==> flow/design.v <==
module Adder(
	input [31:0] in1,
	input [31:0] in2, 
	output [31:0] out);
	assign out = in1+in2;
endmodule 
module And(
	input a,
	input b,
	output c);
	assign c = a&b;
endmodule 
module BranchPC (
	input [31:0] pcPlus4,
	input [31:0] imm,
	output reg [31:0] branchPc);
	always @(pcPlus4 or imm) begin
		branchPc = pcPlus4 + (imm<<2);
	end
endmodule
module JumpPC(
	input [31:0] nextPc,
	input [31:0] inst,
	output reg [31:0] jumpPc);
	always @(nextPc or inst) begin
		jumpPc[1:0] = 2'b00;
		jumpPc[27:2] = inst[25:0];
		jumpPc[31:28] = nextPc[31:28];
	end 
endmodule 
module Mux5 (
	input [4:0] in1,
	input [4:0] in2, 
	input sel,
	output reg [4:0] out);
	always @(in1 or in2 or sel) begin
		if(sel == 0) begin out = in1; end
		else begin out = in2; end
	end
endmodule 
module Mux32 (
	input [31:0] in1,
	input [31:0] in2, 
	input sel,
	output reg [31:0] out);
	always @(in1 or in2 or sel) begin
		if(sel == 0) begin out = in1; end
		else begin out = in2; end
	end
endmodule 
module SignExtend16(
	input [15:0] in,
	output reg [31:0] out);
	always @(in) begin
		out[15:0] = in;
		out[31:16] = {16{in[15]}};
	end
endmodule
module ALU_Control(
	input [5:0] opcode,
	input [5:0] funct,
	output reg[5:0] CONTROL_ALU_BITS);
	always @(opcode or funct) begin
		case(opcode)
			6'b000000:  
				begin CONTROL_ALU_BITS = funct; end
			6'b001000:  
				begin CONTROL_ALU_BITS = 6'b100000; end
			6'b001001:  
				begin CONTROL_ALU_BITS = 6'b100001; end
			6'b001100:  
				begin CONTROL_ALU_BITS = 6'b100100; end
			6'b001101:  
				begin CONTROL_ALU_BITS = 6'b100101; end
			6'b001010:  
				begin CONTROL_ALU_BITS = 6'b101010; end
			6'b001011:  
				begin CONTROL_ALU_BITS = 6'b101011; end
			6'b001110:  
				begin CONTROL_ALU_BITS = 6'b100110; end
			6'b100000, 6'b100011, 6'b101000, 6'b101011:  
				begin CONTROL_ALU_BITS = 6'b100001; end
			6'b001111:  
				begin CONTROL_ALU_BITS = 6'b111000; end
			6'b000100:  
				begin CONTROL_ALU_BITS = 6'b110000; end
			6'b000101:  
				begin CONTROL_ALU_BITS = 6'b110001; end
			6'b000111:  
				begin CONTROL_ALU_BITS = 6'b110010; end
			6'b000110:  
				begin CONTROL_ALU_BITS = 6'b110011; end
			6'b000001:  
				begin CONTROL_ALU_BITS = funct; end
			default: CONTROL_ALU_BITS = 6'b111111;
		endcase
	end
endmodule
module ALU (
	input signed [31:0] in1,
	input signed [31:0] in2,
	input [5:0] CONTROL_ALU_BITS,
	output reg[31:0] out, 
	output reg zero);
	reg [31:0] unsigned_in1;
	reg [31:0] unsigned_in2;
	always @(in1 or in2 or CONTROL_ALU_BITS) begin
		unsigned_in1 = in1;
		unsigned_in2 = in2;
		out = 32'd0; zero = 1'b0;
		case(CONTROL_ALU_BITS) 
			6'b100000:    
				begin out = in1 + in2; zero = 1'b0; end
			6'b100001:    
				begin out = in1 + in2; zero = 1'b0; end 
			6'b100100:    
				begin out = in1 & in2; zero = 1'b0; end
			6'b100101:    
				begin out = in1 | in2; zero = 1'b0; end
			6'b100110:    
				begin out = in1 ^ in2; zero = 1'b0; end
			6'b100010:    
				begin out = in1 - in2; zero = 1'b0; end
			6'b100011:    
				begin out = in1 - in2; zero = 1'b0; end
			6'b000000, 6'b000100:    
				begin out = unsigned_in1 << unsigned_in2; zero = 1'b0; end
			6'b000011:    
				begin out = unsigned_in1 >> unsigned_in2; zero = 1'b0; end
			6'b000010:    
				begin out = unsigned_in1 >> unsigned_in2; zero = 1'b0; end
			6'b000110:    
				begin out = unsigned_in1 >> unsigned_in2; zero = 1'b0; end
			6'b101010:   
				begin if (in1<in2) begin out = 32'd1; end else begin out = 32'd0; end zero=1'b0; end
			6'b101011:    
				begin 
					if (unsigned_in1<unsigned_in2) begin out = 32'd1; end else begin out = 32'd0; end zero=1'b0; end
			6'b001000:  
				begin out = in1; zero=1'b0; end
			6'b111000:  
				begin out = {in2[15:0], 16'd0}; zero=1'b0; end
			6'b110000:  
				begin out = 32'd0; zero = in1 == in2; end
			6'b110001:  
				begin out = 32'd0; zero = in1 != in2; end
			6'b110010:  
				begin out = 32'd0; zero = in1 > 0; end
			6'b110011:  
				begin out = 32'd0; zero = in1 <= 0; end
			6'b110100:  
				begin out = 32'd0; zero = in1 >= 0; end
			6'b110101:  
				begin out = 32'd0; zero = in1 < 0; end
			default: begin out = 32'd0; zero = 1'b0; end
		endcase
	end
endmodule 
module RegisterFile(
	input Clk,
	input Rst,
	input [4:0] readReg1,
	input [4:0] readReg2,
	input [4:0] writeReg,
	input [31:0] writeData,
	input CONTROL_REG_WRITE,
	output reg[31:0] readData1,
	output reg[31:0] readData2);
	reg [31:0] memory[7:0];
	integer i;
	always @(posedge Clk) begin
		if (Rst) begin
			for (i = 0; i < 8; i = i + 1) memory[i] <= (i == 1) ? 32'h00000001 : 32'h00000000;
		end else if (CONTROL_REG_WRITE == 1) begin
			memory[writeReg[2:0]] <= writeData;
		end
	end
	always @(*) begin
		readData1 = memory[readReg1[2:0]];
		readData2 = memory[readReg2[2:0]];
	end
endmodule 
module Core
(
  input Clk,
  input Rst,
  input [31:0] instruction,
  input [31:0] regData1,
  input [31:0] regData2,
  input [31:0] ramOutput,
  output reg CONTROL_REG_WRITE,
  output reg CONTROL_MEM_READ,
  output reg CONTROL_MEM_WRITE,
  output reg CONTROL_BRANCH,
  output reg [4:0] readReg1,
  output reg [4:0] readReg2,
  output [4:0] writeReg,
  output [31:0] aluOutput,
  output [31:0] writeRegData,
  output reg [31:0] PC
);
	reg CONTROL_REG_DST, CONTROL_ALU_SRC, CONTROL_MEM_TO_REG;
	reg CONTROL_JUMP, CONTROL_JUMP_REGISTER, CONTROL_LINK;
	wire CONTROL_BRANCH_SELECT;
	wire [5:0] CONTROL_ALU_BITS;
	reg [5:0] funct;
	wire [31:0] aluInput1;
	wire [31:0] aluInput2;
	wire aluZero;
	wire [31:0] pcPlus4;
	wire [31:0] jumpPc;
	wire [31:0] branchPc;
	wire [31:0] afterBranchPc;
	wire [31:0] nextPc;
	wire [31:0] afterJumpPc;
	reg [5:0]opcode;reg [4:0]s;reg [4:0]t;reg [4:0]d;reg [15:0]immediate;reg [4:0] shift;
	wire [31:0] signExtendedImmediate;
	Mux5 writeRegMux(t, d, CONTROL_REG_DST, writeReg);
	Mux32 alu1Mux(regData1, 32'd0, 1'b0, aluInput1);
	Mux32 alu2Mux(regData2, signExtendedImmediate, CONTROL_ALU_SRC, aluInput2);
	SignExtend16 immSignExtend(immediate, signExtendedImmediate);
	ALU_Control aluControl(opcode, funct, CONTROL_ALU_BITS);
	ALU alu(aluInput1, aluInput2, CONTROL_ALU_BITS, aluOutput, aluZero);
	wire [31:0] tempPc = PC;
	wire [31:0] tempIns = instruction;
	Adder pcAdder(tempPc, 32'h00000004, pcPlus4);
	JumpPC gettingJumpPc(pcPlus4, tempIns, jumpPc);
	BranchPC gettingBranchPc(pcPlus4, signExtendedImmediate, branchPc);
	And branchAnd(aluZero, CONTROL_BRANCH, CONTROL_BRANCH_SELECT);
	Mux32 branchSelectPC(pcPlus4, branchPc, CONTROL_BRANCH_SELECT, afterBranchPc);
	Mux32 jumpSelectPC(afterBranchPc, jumpPc, CONTROL_JUMP, afterJumpPc);
	Mux32 jumpRegisterSelectPC(afterJumpPc, aluOutput, CONTROL_JUMP_REGISTER, nextPc);
	wire[31:0] afterMemOutput;
	Mux32 writeRegDataMux(aluOutput, ramOutput, CONTROL_MEM_TO_REG, afterMemOutput);
	Mux32 writeLinkPCMux(afterMemOutput, pcPlus4, CONTROL_LINK, writeRegData);
	always @(posedge Clk) begin
		if (Rst) PC <= 32'h00000000;
		else PC <= nextPc;
	end
	always @(*) begin
		opcode = instruction[31:26];
		s = instruction[25:21];
		readReg1 = instruction[25:21];
		readReg2 = instruction[20:16];
		t = instruction[20:16];
		d = instruction[15:11];
		immediate = instruction[15:0];
		shift = instruction[10:6];
		funct = instruction[5:0];
		CONTROL_REG_DST = 0;
		CONTROL_ALU_SRC = 0;
		CONTROL_REG_WRITE = 0;
		CONTROL_MEM_TO_REG = 0;
		CONTROL_MEM_READ = 0;
		CONTROL_MEM_WRITE = 0;
		CONTROL_BRANCH = 0;
		CONTROL_JUMP = 0;
		CONTROL_LINK = 0;
		CONTROL_JUMP_REGISTER = 0;
		case(opcode)
			6'b000000:  begin      
				CONTROL_REG_DST = 1;
				if(funct == 6'b001000) begin CONTROL_JUMP_REGISTER = 1'b1; CONTROL_REG_WRITE = 1'b0; end
				else begin CONTROL_JUMP_REGISTER = 1'b0; CONTROL_REG_WRITE = 1'b1; end
				end
			6'b001000, 6'b001001, 6'b001100, 6'b001101, 6'b001010, 6'b001011, 6'b001110:  begin      
				CONTROL_ALU_SRC = 1;
				CONTROL_REG_WRITE = 1;
				end
			6'b100000, 6'b100011: begin   
				CONTROL_ALU_SRC = 1;
				CONTROL_REG_WRITE = 1;
				CONTROL_MEM_TO_REG = 1;
				CONTROL_MEM_READ = 1;
				end
			6'b101000, 6'b101011: begin   
				CONTROL_ALU_SRC = 1;
				CONTROL_MEM_WRITE = 1;
				end
			6'b001111: begin   
				CONTROL_ALU_SRC = 1;
				CONTROL_REG_WRITE = 1;
				end
			6'b000010: begin   
				CONTROL_JUMP = 1;
				end
			6'b000011: begin  
				d = 5'h1f;
				CONTROL_REG_DST = 1;
				CONTROL_REG_WRITE = 1;
				CONTROL_JUMP = 1;
				CONTROL_LINK = 1;
				end
			6'b000100, 6'b000111, 6'b000110, 6'b000101: begin  
				CONTROL_BRANCH = 1;
				end
			6'b000001: begin  
				funct = 6'b111111;
				if (t==5'b00000) begin CONTROL_BRANCH = 1; funct=6'b110100; end
				if (t==5'b10000) begin CONTROL_BRANCH = 1; CONTROL_LINK = 1; CONTROL_REG_WRITE = 1; CONTROL_REG_DST = 1; d = 5'h1f; funct=6'b110100; end
				if (t==5'b00001) begin CONTROL_BRANCH = 1; funct=6'b110101; end
				if (t==5'b10001) begin CONTROL_BRANCH = 1; CONTROL_LINK = 1; CONTROL_REG_WRITE = 1; CONTROL_REG_DST = 1; d = 5'h1f; funct=6'b110101; end
				end
			default: ;
		endcase
	end
endmodule
module mips_cpu (
  input         clk,
  input         rst,
  output [31:0] imem_addr,
  input  [31:0] imem_rdata,
  output [31:0] dmem_addr,
  output [31:0] dmem_wdata,
  output        dmem_we,
  output        dmem_re,
  input  [31:0] dmem_rdata,
  output        reg_we,
  output [4:0]  reg_waddr,
  output [31:0] reg_wdata
);
  wire [4:0] readReg1, readReg2;
  wire [31:0] regData1, regData2;
  wire branch;
  RegisterFile register(clk, rst, readReg1, readReg2, reg_waddr, reg_wdata, reg_we, regData1, regData2);
  Core core(clk, rst, imem_rdata, regData1, regData2, dmem_rdata, reg_we, dmem_re, dmem_we,
    branch, readReg1, readReg2, reg_waddr, dmem_addr, reg_wdata, imem_addr);
  assign dmem_wdata = regData2;
endmodule
; Reports on mips_cpu
; Module mips_cpu before and after one edit of its RTL, step after step.
; Lines under "orig" count in the file above, lines under "edited" in the edited file.
; "change" is "edited" less "orig", of the values as shown; "change_rel_pct" is that difference over "orig", in percent.
; Cell names lack the library's common part.
; Not given: n/a
[inputs]
top_module = mips_cpu
clock_port = clk
library = sky130hd
pvt_corner = tt_025C_1v80

; Diff
; The edit as a unified diff against the file above.
; The edited RTL no longer does the same as the RTL above: the edit was made by script, with no optimisation intended.
; begin of diff
@@ -103,5 +103,5 @@
 	output reg[31:0] out, 
 	output reg zero);
-	reg [31:0] unsigned_in1;
+	reg [30:0] unsigned_in1;
 	reg [31:0] unsigned_in2;
 	always @(in1 or in2 or CONTROL_ALU_BITS) begin
; end of diff

; After elaboration
; Counts by Yosys on the flattened word-level netlist (proc, flatten, opt, wreduce; memories kept). Register bits leave out memories and registers merged into their read ports (data or address); mux counts leave out enables and synchronous resets folded into registers. Print and check cells are left out.
; Yosys's memory passes give these memory sizes; they may raise the number of words (mostly to a power of two), join words into wider ones and drop unused or constant bits.
[word_totals]
columns = item, orig, edited, change, change_rel_pct
row1 = reg_bits, 32, 32, 0, 0.00
row2 = ramBits, 256, 256, 0, 0.00
row3 = mem_count, 1, 1, 0, 0.00
row4 = inputBits, 66, 66, 0, 0.00
row5 = out_inout_bits, 136, 136, 0, 0.00
row6 = elab_cells, 124, 124, 0, 0.00
[classes]
columns = item, orig, edited, change, change_rel_pct
row1 = add_sub_neg, 4, 4, 0, 0.00
row2 = n_cmp, 6, 6, 0, 0.00
row3 = eq_ne, 46, 46, 0, 0.00
row4 = n_shift, 2, 2, 0, 0.00
row5 = muxes, 44, 44, 0, 0.00
row6 = n_logic, 4, 4, 0, 0.00
row7 = reduce_and_logical, 16, 16, 0, 0.00
[ops]
columns = operator, orig, edited, change, change_rel_pct
row1 = 32-bit less-than comparator, 2, 1, -1, -50.00
row2 = 32-bit by 32-bit << shifter with 32-bit output, 1, 0, -1, -100.00
row3 = 32-bit by 32-bit >> shifter with 32-bit output, 1, 0, -1, -100.00
row4 = 31-bit by 32-bit less-than comparator with 1-bit output, 0, 1, 1, n/a
row5 = 31-bit by 32-bit << shifter with 32-bit output, 0, 1, 1, n/a
row6 = 31-bit by 32-bit >> shifter with 32-bit output, 0, 1, 1, n/a
; Unchanged operator kinds not shown: 40.

; Depth
; Yosys ltp: most cells in a row. Word level: on the elaborated netlist, between registers, memories and ports. Mapped: between sequential cells and ports; inverters and the memories' decode and read muxes count.
[logic_depth]
columns = item, orig, edited, change, change_rel_pct
row1 = word_depth, 14, 14, 0, 0.00
row2 = ABC_AREA, 0, 0, n/a, n/a
row3 = ltp_mapped, 25, 25, 0, 0.00
row4 = depth_no_buf, 20, 17, -3, -15.00

; After synthesis
; Yosys stat after the flow's synthesis: flattened, memories mapped to cells. It holds for the ABC_AREA given above (unset counts as 0); a run with the other value may have another netlist.
[synth_totals]
columns = item, orig, edited, change, change_rel_pct
row1 = mapped_cells, 3253, 3307, 54, 1.66
row2 = mapped_area_um2, 28665.0, 28846.4, 181.4, 0.63
row3 = sequential_area_um2, 8328.0, 8328.0, 0.0, 0.00
row4 = flip_flops, 288, 288, 0, 0.00
row5 = buffers, 255, 257, 2, 0.78
[by_type]
columns = cell_type, orig, edited, change, change_rel_pct
row1 = a211oi_1, 46, 112, 66, 143.48
row2 = and2_1, 81, 32, -49, -60.49
row3 = o22ai_1, 34, 72, 38, 111.76
row4 = mux2i_1, 95, 59, -36, -37.89
row5 = o211ai_1, 85, 61, -24, -28.24
row6 = nand2b_1, 33, 55, 22, 66.67
row7 = inv_1, 107, 127, 20, 18.69
row8 = a22oi_1, 15, 33, 18, 120.00
row9 = clkbuf_1, 161, 178, 17, 10.56
row10 = a21oi_1, 197, 212, 15, 7.61
row11 = o21ai_0, 184, 198, 14, 7.61
row12 = nand3_1, 115, 101, -14, -12.17
row13 = nand2_1, 229, 242, 13, 5.68
row14 = mux2_2, 77, 64, -13, -16.88
row15 = nor4_1, 18, 31, 13, 72.22
row16 = nor2_1, 377, 367, -10, -2.65
row17 = xnor2_1, 44, 34, -10, -22.73
row18 = a2111oi_0, 24, 14, -10, -41.67
; Unchanged cell types not shown: 18.
; The list need not be complete.
; By module: a second synthesis without flattening, with its own total; a netlist apart from the flattened one above.
[unflattened]
columns = item, orig, edited, change, change_rel_pct
row1 = hier_cells, 3166, 3127, -39, -1.23
row2 = area_unflattened_um2, 31919.4, 31418.9, -500.5, -1.57
; Rows give one instance, submodules left out.
[modules_orig]
columns = mod, instances, cells, mod_area_um2, mod_seq_area_um2
row1 = RegisterFile, 1, 843, 13641.8, 7687.4
row2 = ALU, 1, 1404, 9302.7, 0.0
row3 = Mux32, 7, 36, 544.3, 0.0
row4 = BranchPC, 1, 225, 1585.3, 0.0
row5 = Adder, 1, 202, 1498.9, 0.0
row6 = Core, 1, 125, 1223.7, 640.6
row7 = ALU_Control, 1, 44, 310.3, 0.0
row8 = JumpPC, 1, 33, 244.0, 0.0
row9 = SignExtend16, 1, 32, 240.2, 0.0
row10 = Mux5, 1, 5, 56.3, 0.0
row11 = And, 1, 1, 6.3, 0.0
row12 = mips_cpu, 1, 0, 0.0, 0.0
[modules_edited]
columns = mod, instances, cells, mod_area_um2, mod_seq_area_um2
row1 = RegisterFile, 1, 843, 13641.8, 7687.4
row2 = ALU, 1, 1365, 8802.2, 0.0
row3 = Mux32, 7, 36, 544.3, 0.0
row4 = BranchPC, 1, 225, 1585.3, 0.0
row5 = Adder, 1, 202, 1498.9, 0.0
row6 = Core, 1, 125, 1223.7, 640.6
row7 = ALU_Control, 1, 44, 310.3, 0.0
row8 = JumpPC, 1, 33, 244.0, 0.0
row9 = SignExtend16, 1, 32, 240.2, 0.0
row10 = Mux5, 1, 5, 56.3, 0.0
row11 = And, 1, 1, 6.3, 0.0
row12 = mips_cpu, 1, 0, 0.0, 0.0

; Path before layout
; Source: OpenSTA report_checks on the synthesized netlist (no wires, ideal clock, input and output delay 20% of the period each), path of least setup slack; recovery checks are left aside. Register names are those of the netlist, which keeps one name where synthesis merged equal registers.
[synth_path]
columns = item, orig, edited, change, change_rel_pct
row1 = kind, input -> output, input -> output, n/a, n/a
row2 = startpoint, input port imem_rdata[16], input port imem_rdata[26], n/a, n/a
row3 = endpoint, output port reg_wdata[26], output port reg_wdata[29], n/a, n/a
row4 = tclk_ns, 10.5, 10.5, 0.0, 0.00
row5 = in_delay_ns, 2.100, 2.100, 0.000, 0.00
row6 = out_delay_ns, 2.100, 2.100, 0.000, 0.00
row7 = t_first_pin_ns, 2.100, 2.100, 0.000, 0.00
row8 = arrival_ns, 7.435, 7.136, -0.299, -4.02
row9 = required_ns, 8.400, 8.400, 0.000, 0.00
row10 = path_slack_ns, 0.965, 1.264, 0.299, n/a
row11 = delay_ns, 5.335, 5.036, -0.299, -5.60
row12 = path_stages, 22, 21, -1, -4.55
row13 = n_path_buf, 7, 6, -1, -14.29
row14 = period_less_setup_slack_ns, 9.535, 9.236, -0.299, -3.14
; "delay_ns" is the arrival time less input delay plus setup time.
; At an output port there is no setup time.
; "path_stages": output pins that drive a net of the path, with the launching flip-flop's if there is one; two outputs of one cell count as two.
; "period_less_setup_slack_ns" is the clock period less the worst setup slack; recovery checks do not enter. This is arithmetic on one report: input and output delays are still those of the set period (20% each).
; The rows between start and end are the longest chain of elaborated cells between them; the timing report does not say that the signal goes this way. Where chains are equally long, one stands for them.
; A line is the first line of the expression or statement that the cell stems from. Yosys adds cells for indexed reads and writes and turns some case tables into memories.
[synth_between_orig]
cell_sequence = buf_6 > buf_6 > buf_4 > buf_4 > buf_4 > mux4_2 > mux2i_1 > nand2_1 > o21ai_0 > clkbuf_1 > ha_1 > clkbuf_1 > a21oi_1 > o31a_1 > nand3b_1 > a2111oi_0 > o211ai_1 > a221oi_1 > mux2_2 > a211o_1 > mux2i_1 > nand2_1
elab_chain_len = 12
cells_between = 45
cone_classes = 2 x add/sub; 18 x eq/ne; 2 x shift; 13 x mux; 3 x logic; 6 x reduce/logical; 1 x memory
[synth_rtl_orig]
columns = item, line_no
row1 = start: declaration, 312  ; input  [31:0] imem_rdata,
row2 = 5-bit logical NOT, 299  ; if (t==5'b00000) begin CONTROL_BRANCH = 1; funct=6'b110100; end
row3 = 4-bit two-way mux, 299
row4 = 4-bit two-way mux, 300  ; if (t==5'b10000) begin CONTROL_BRANCH = 1; CONTROL_LINK = 1; CONTROL_REG_WRITE = 1; CONTROL_REG_DST = 1; d = 5 ...
row5 = 4-bit two-way mux, 301  ; if (t==5'b00001) begin CONTROL_BRANCH = 1; funct=6'b110101; end
row6 = 4-bit two-way mux, 302  ; if (t==5'b10001) begin CONTROL_BRANCH = 1; CONTROL_LINK = 1; CONTROL_REG_WRITE = 1; CONTROL_REG_DST = 1; d = 5 ...
row7 = 6-bit two-way mux, 260  ; case(opcode)
row8 = 6-bit case mux with 13-bit select, 64  ; case(opcode)
row9 = 6-bit by 3-bit == test with 1-bit output, 111  ; case(CONTROL_ALU_BITS)
row10 = 3-bit OR reduction, n/a
row11 = 32-bit case mux with 11-bit select, 111
row12 = 32-bit two-way mux x2, 47  ; if(sel == 0) begin out = in1; end
row13 = end: declaration, 320  ; output [31:0] reg_wdata
; Nets of the timed path that keep an RTL name, with a line that drives or declares them; the list need not be complete.
[synth_nets_orig]
columns = net, line_no
row1 = dmem_addr[26], 111
[synth_between_edited]
cell_sequence = clkbuf_1 > nand2b_1 > a41o_1 > buf_2 > nor3_1 > nor2_1 > clkbuf_1 > buf_2 > buf_2 > buf_2 > ha_1 > a211o_1 > a31oi_1 > o31ai_1 > a2111o_1 > o211a_1 > o211ai_1 > a311o_1 > o211ai_1 > o31ai_2 > nand2_1
elab_chain_len = 8
cells_between = 59
cone_classes = 2 x add/sub; 33 x eq/ne; 2 x shift; 9 x mux; 3 x logic; 10 x reduce/logical
[synth_rtl_edited]
columns = item, line_no
row1 = start: declaration, 312  ; input  [31:0] imem_rdata,
row2 = 6-bit == test, 260  ; case(opcode)
row3 = 12-bit OR reduction, n/a
row4 = 1-bit two-way mux, 260
row5 = 32-bit two-way mux, 47  ; if(sel == 0) begin out = in1; end
row6 = 32-bit subtractor, 125  ; begin out = in1 - in2; zero = 1'b0; end
row7 = 32-bit case mux with 11-bit select, 111  ; case(CONTROL_ALU_BITS)
row8 = 32-bit two-way mux x2, 47
row9 = end: declaration, 320  ; output [31:0] reg_wdata

; Path in the finished layout
; From the final timing report of the runs of pair A: the path of least setup slack in the routed layout; clock arrival at registers is part of the times.
[layout_path]
columns = item, orig, edited, change, change_rel_pct
row1 = kind, input -> output, input -> output, n/a, n/a
row2 = startpoint, input port imem_rdata[16], input port imem_rdata[30], n/a, n/a
row3 = endpoint, output port reg_wdata[26], output port reg_wdata[19], n/a, n/a
row4 = tclk_ns, 10.5, 10.5, 0.0, 0.00
row5 = in_delay_ns, 2.10, 2.10, 0.00, 0.00
row6 = out_delay_ns, 2.10, 2.10, 0.00, 0.00
row7 = t_first_pin_ns, 2.10, 2.10, 0.00, 0.00
row8 = arrival_ns, 8.27, 8.28, 0.01, 0.12
row9 = required_ns, 8.40, 8.40, 0.00, 0.00
row10 = path_slack_ns, 0.13, 0.12, -0.01, n/a
row11 = path_stages, 22, 22, 0, 0.00
row12 = n_path_buf, 7, 6, -1, -14.29
; The rows between start and end are the longest chain of elaborated cells between them; the timing report does not say that the signal goes this way. Where chains are equally long, one stands for them.
[layout_between_orig]
cell_sequence = buf_8 > buf_4 > mux4_2 > mux2i_2 > buf_4 > nand2_1 > o21ai_1 > ha_1 > buf_4 > a21oi_1 > o31a_1 > nand3b_1 > a2111oi_2 > buf_4 > o211ai_1 > a221oi_1 > mux2_2 > a211o_1 > mux2i_4 > buf_4 > nand2_1 > clkdlybuf4s50_1
elab_chain_len = 12
cells_between = 45
cone_classes = 2 x add/sub; 18 x eq/ne; 2 x shift; 13 x mux; 3 x logic; 6 x reduce/logical; 1 x memory
[layout_rtl_orig]
columns = item, line_no
row1 = start: declaration, 312  ; input  [31:0] imem_rdata,
row2 = 5-bit logical NOT, 299  ; if (t==5'b00000) begin CONTROL_BRANCH = 1; funct=6'b110100; end
row3 = 4-bit two-way mux, 299
row4 = 4-bit two-way mux, 300  ; if (t==5'b10000) begin CONTROL_BRANCH = 1; CONTROL_LINK = 1; CONTROL_REG_WRITE = 1; CONTROL_REG_DST = 1; d = 5 ...
row5 = 4-bit two-way mux, 301  ; if (t==5'b00001) begin CONTROL_BRANCH = 1; funct=6'b110101; end
row6 = 4-bit two-way mux, 302  ; if (t==5'b10001) begin CONTROL_BRANCH = 1; CONTROL_LINK = 1; CONTROL_REG_WRITE = 1; CONTROL_REG_DST = 1; d = 5 ...
row7 = 6-bit two-way mux, 260  ; case(opcode)
row8 = 6-bit case mux with 13-bit select, 64  ; case(opcode)
row9 = 6-bit by 3-bit == test with 1-bit output, 111  ; case(CONTROL_ALU_BITS)
row10 = 3-bit OR reduction, n/a
row11 = 32-bit case mux with 11-bit select, 111
row12 = 32-bit two-way mux x2, 47  ; if(sel == 0) begin out = in1; end
row13 = end: declaration, 320  ; output [31:0] reg_wdata
[layout_between_edited]
cell_sequence = clkdlybuf4s50_1 > inv_1 > a41o_4 > buf_4 > and2_1 > nor2_2 > inv_1 > ha_1 > or3_1 > a31oi_1 > o31ai_1 > buf_4 > a2111oi_1 > buf_4 > nand3_1 > a31oi_1 > o221a_2 > nor2_1 > o41ai_4 > buf_4 > nand2_1 > clkdlybuf4s50_1
elab_chain_len = 8
cells_between = 59
cone_classes = 2 x add/sub; 33 x eq/ne; 2 x shift; 9 x mux; 3 x logic; 10 x reduce/logical
[layout_rtl_edited]
columns = item, line_no
row1 = start: declaration, 312  ; input  [31:0] imem_rdata,
row2 = 6-bit == test, 260  ; case(opcode)
row3 = 12-bit OR reduction, n/a
row4 = 1-bit two-way mux, 260
row5 = 32-bit two-way mux, 47  ; if(sel == 0) begin out = in1; end
row6 = 32-bit subtractor, 125  ; begin out = in1 - in2; zero = 1'b0; end
row7 = 32-bit case mux with 11-bit select, 111  ; case(CONTROL_ALU_BITS)
row8 = 32-bit two-way mux x2, 47
row9 = end: declaration, 320  ; output [31:0] reg_wdata

; Flow runs
; Runs of the flow (Yosys, OpenROAD) on both versions; the two runs of a pair have the same settings. The constraints put input and output delay at 20% of the set period each and load the outputs with 0.01 pF.
[flow_settings_pair_A]
CORE_UTILIZATION = 40
PLACE_DENSITY = 0.6
period_ns = 10.5
CAP_MARGIN = 20
CORE_MARGIN = 2
SLEW_MARGIN = 20
[measured_pair_A]
columns = item, orig, edited, change, change_rel_pct
row1 = yosys.chip_area_um2, 28665.0, 28846.4, 181.4, 0.63
row2 = design.die.area_um2, 73820.9, 74280.8, 459.9, 0.62
row3 = finish.stdcell_area_um2, 34483.1, 34314.2, -168.9, -0.49
row4 = final_util_frac, 0.484, 0.48, -0.004, n/a
row5 = setup_ws_ns, 0.134, 0.121, -0.013, n/a
row6 = final_setup_tns_ns, 0.000, 0.000, 0.000, n/a
row7 = ws_hold_ns, 0.533, 0.674, 0.141, n/a
row8 = fin_power_mw, 4.778, 4.711, -0.067, -1.40
row9 = period_less_ws_ns, 10.366, 10.379, 0.013, 0.13
[flow_settings_pair_B]
CORE_ASPECT_RATIO = 0.77
CORE_MARGIN = 2
CORE_UTILIZATION = 18
CTS_CLUSTER_SIZE = 85
HOLD_SLACK_MARGIN = -0.01
MAX_ROUTING_LAYER = met4
PLACE_DENSITY_LB_ADDON = 0.17
SETUP_SLACK_MARGIN = 3.77
SLEW_MARGIN = 15
period_ns = 15.7
CAP_MARGIN = 20
[measured_pair_B]
columns = item, orig, edited, change, change_rel_pct
row1 = yosys.chip_area_um2, 28665.0, 28846.4, 181.4, 0.63
row2 = design.die.area_um2, 162485.0, 163503.0, 1018.0, 0.63
row3 = finish.stdcell_area_um2, 36069.6, 36704.0, 634.4, 1.76
row4 = final_util_frac, 0.228, 0.231, 0.003, n/a
row5 = setup_ws_ns, 3.726, 3.626, -0.100, n/a
row6 = final_setup_tns_ns, 0.000, 0.000, 0.000, n/a
row7 = ws_hold_ns, 0.671, 0.783, 0.112, n/a
row8 = fin_power_mw, 3.217, 3.479, 0.262, 8.14
row9 = period_less_ws_ns, 11.974, 12.074, 0.100, 0.84
; By "period_less_ws_ns" is meant the clock period of the run minus its worst setup slack. This is arithmetic on one report: input and output delays are still those of the set period (20% each).
; "fin_power_mw": no workload was simulated; the value follows from the tool's default switching activity.
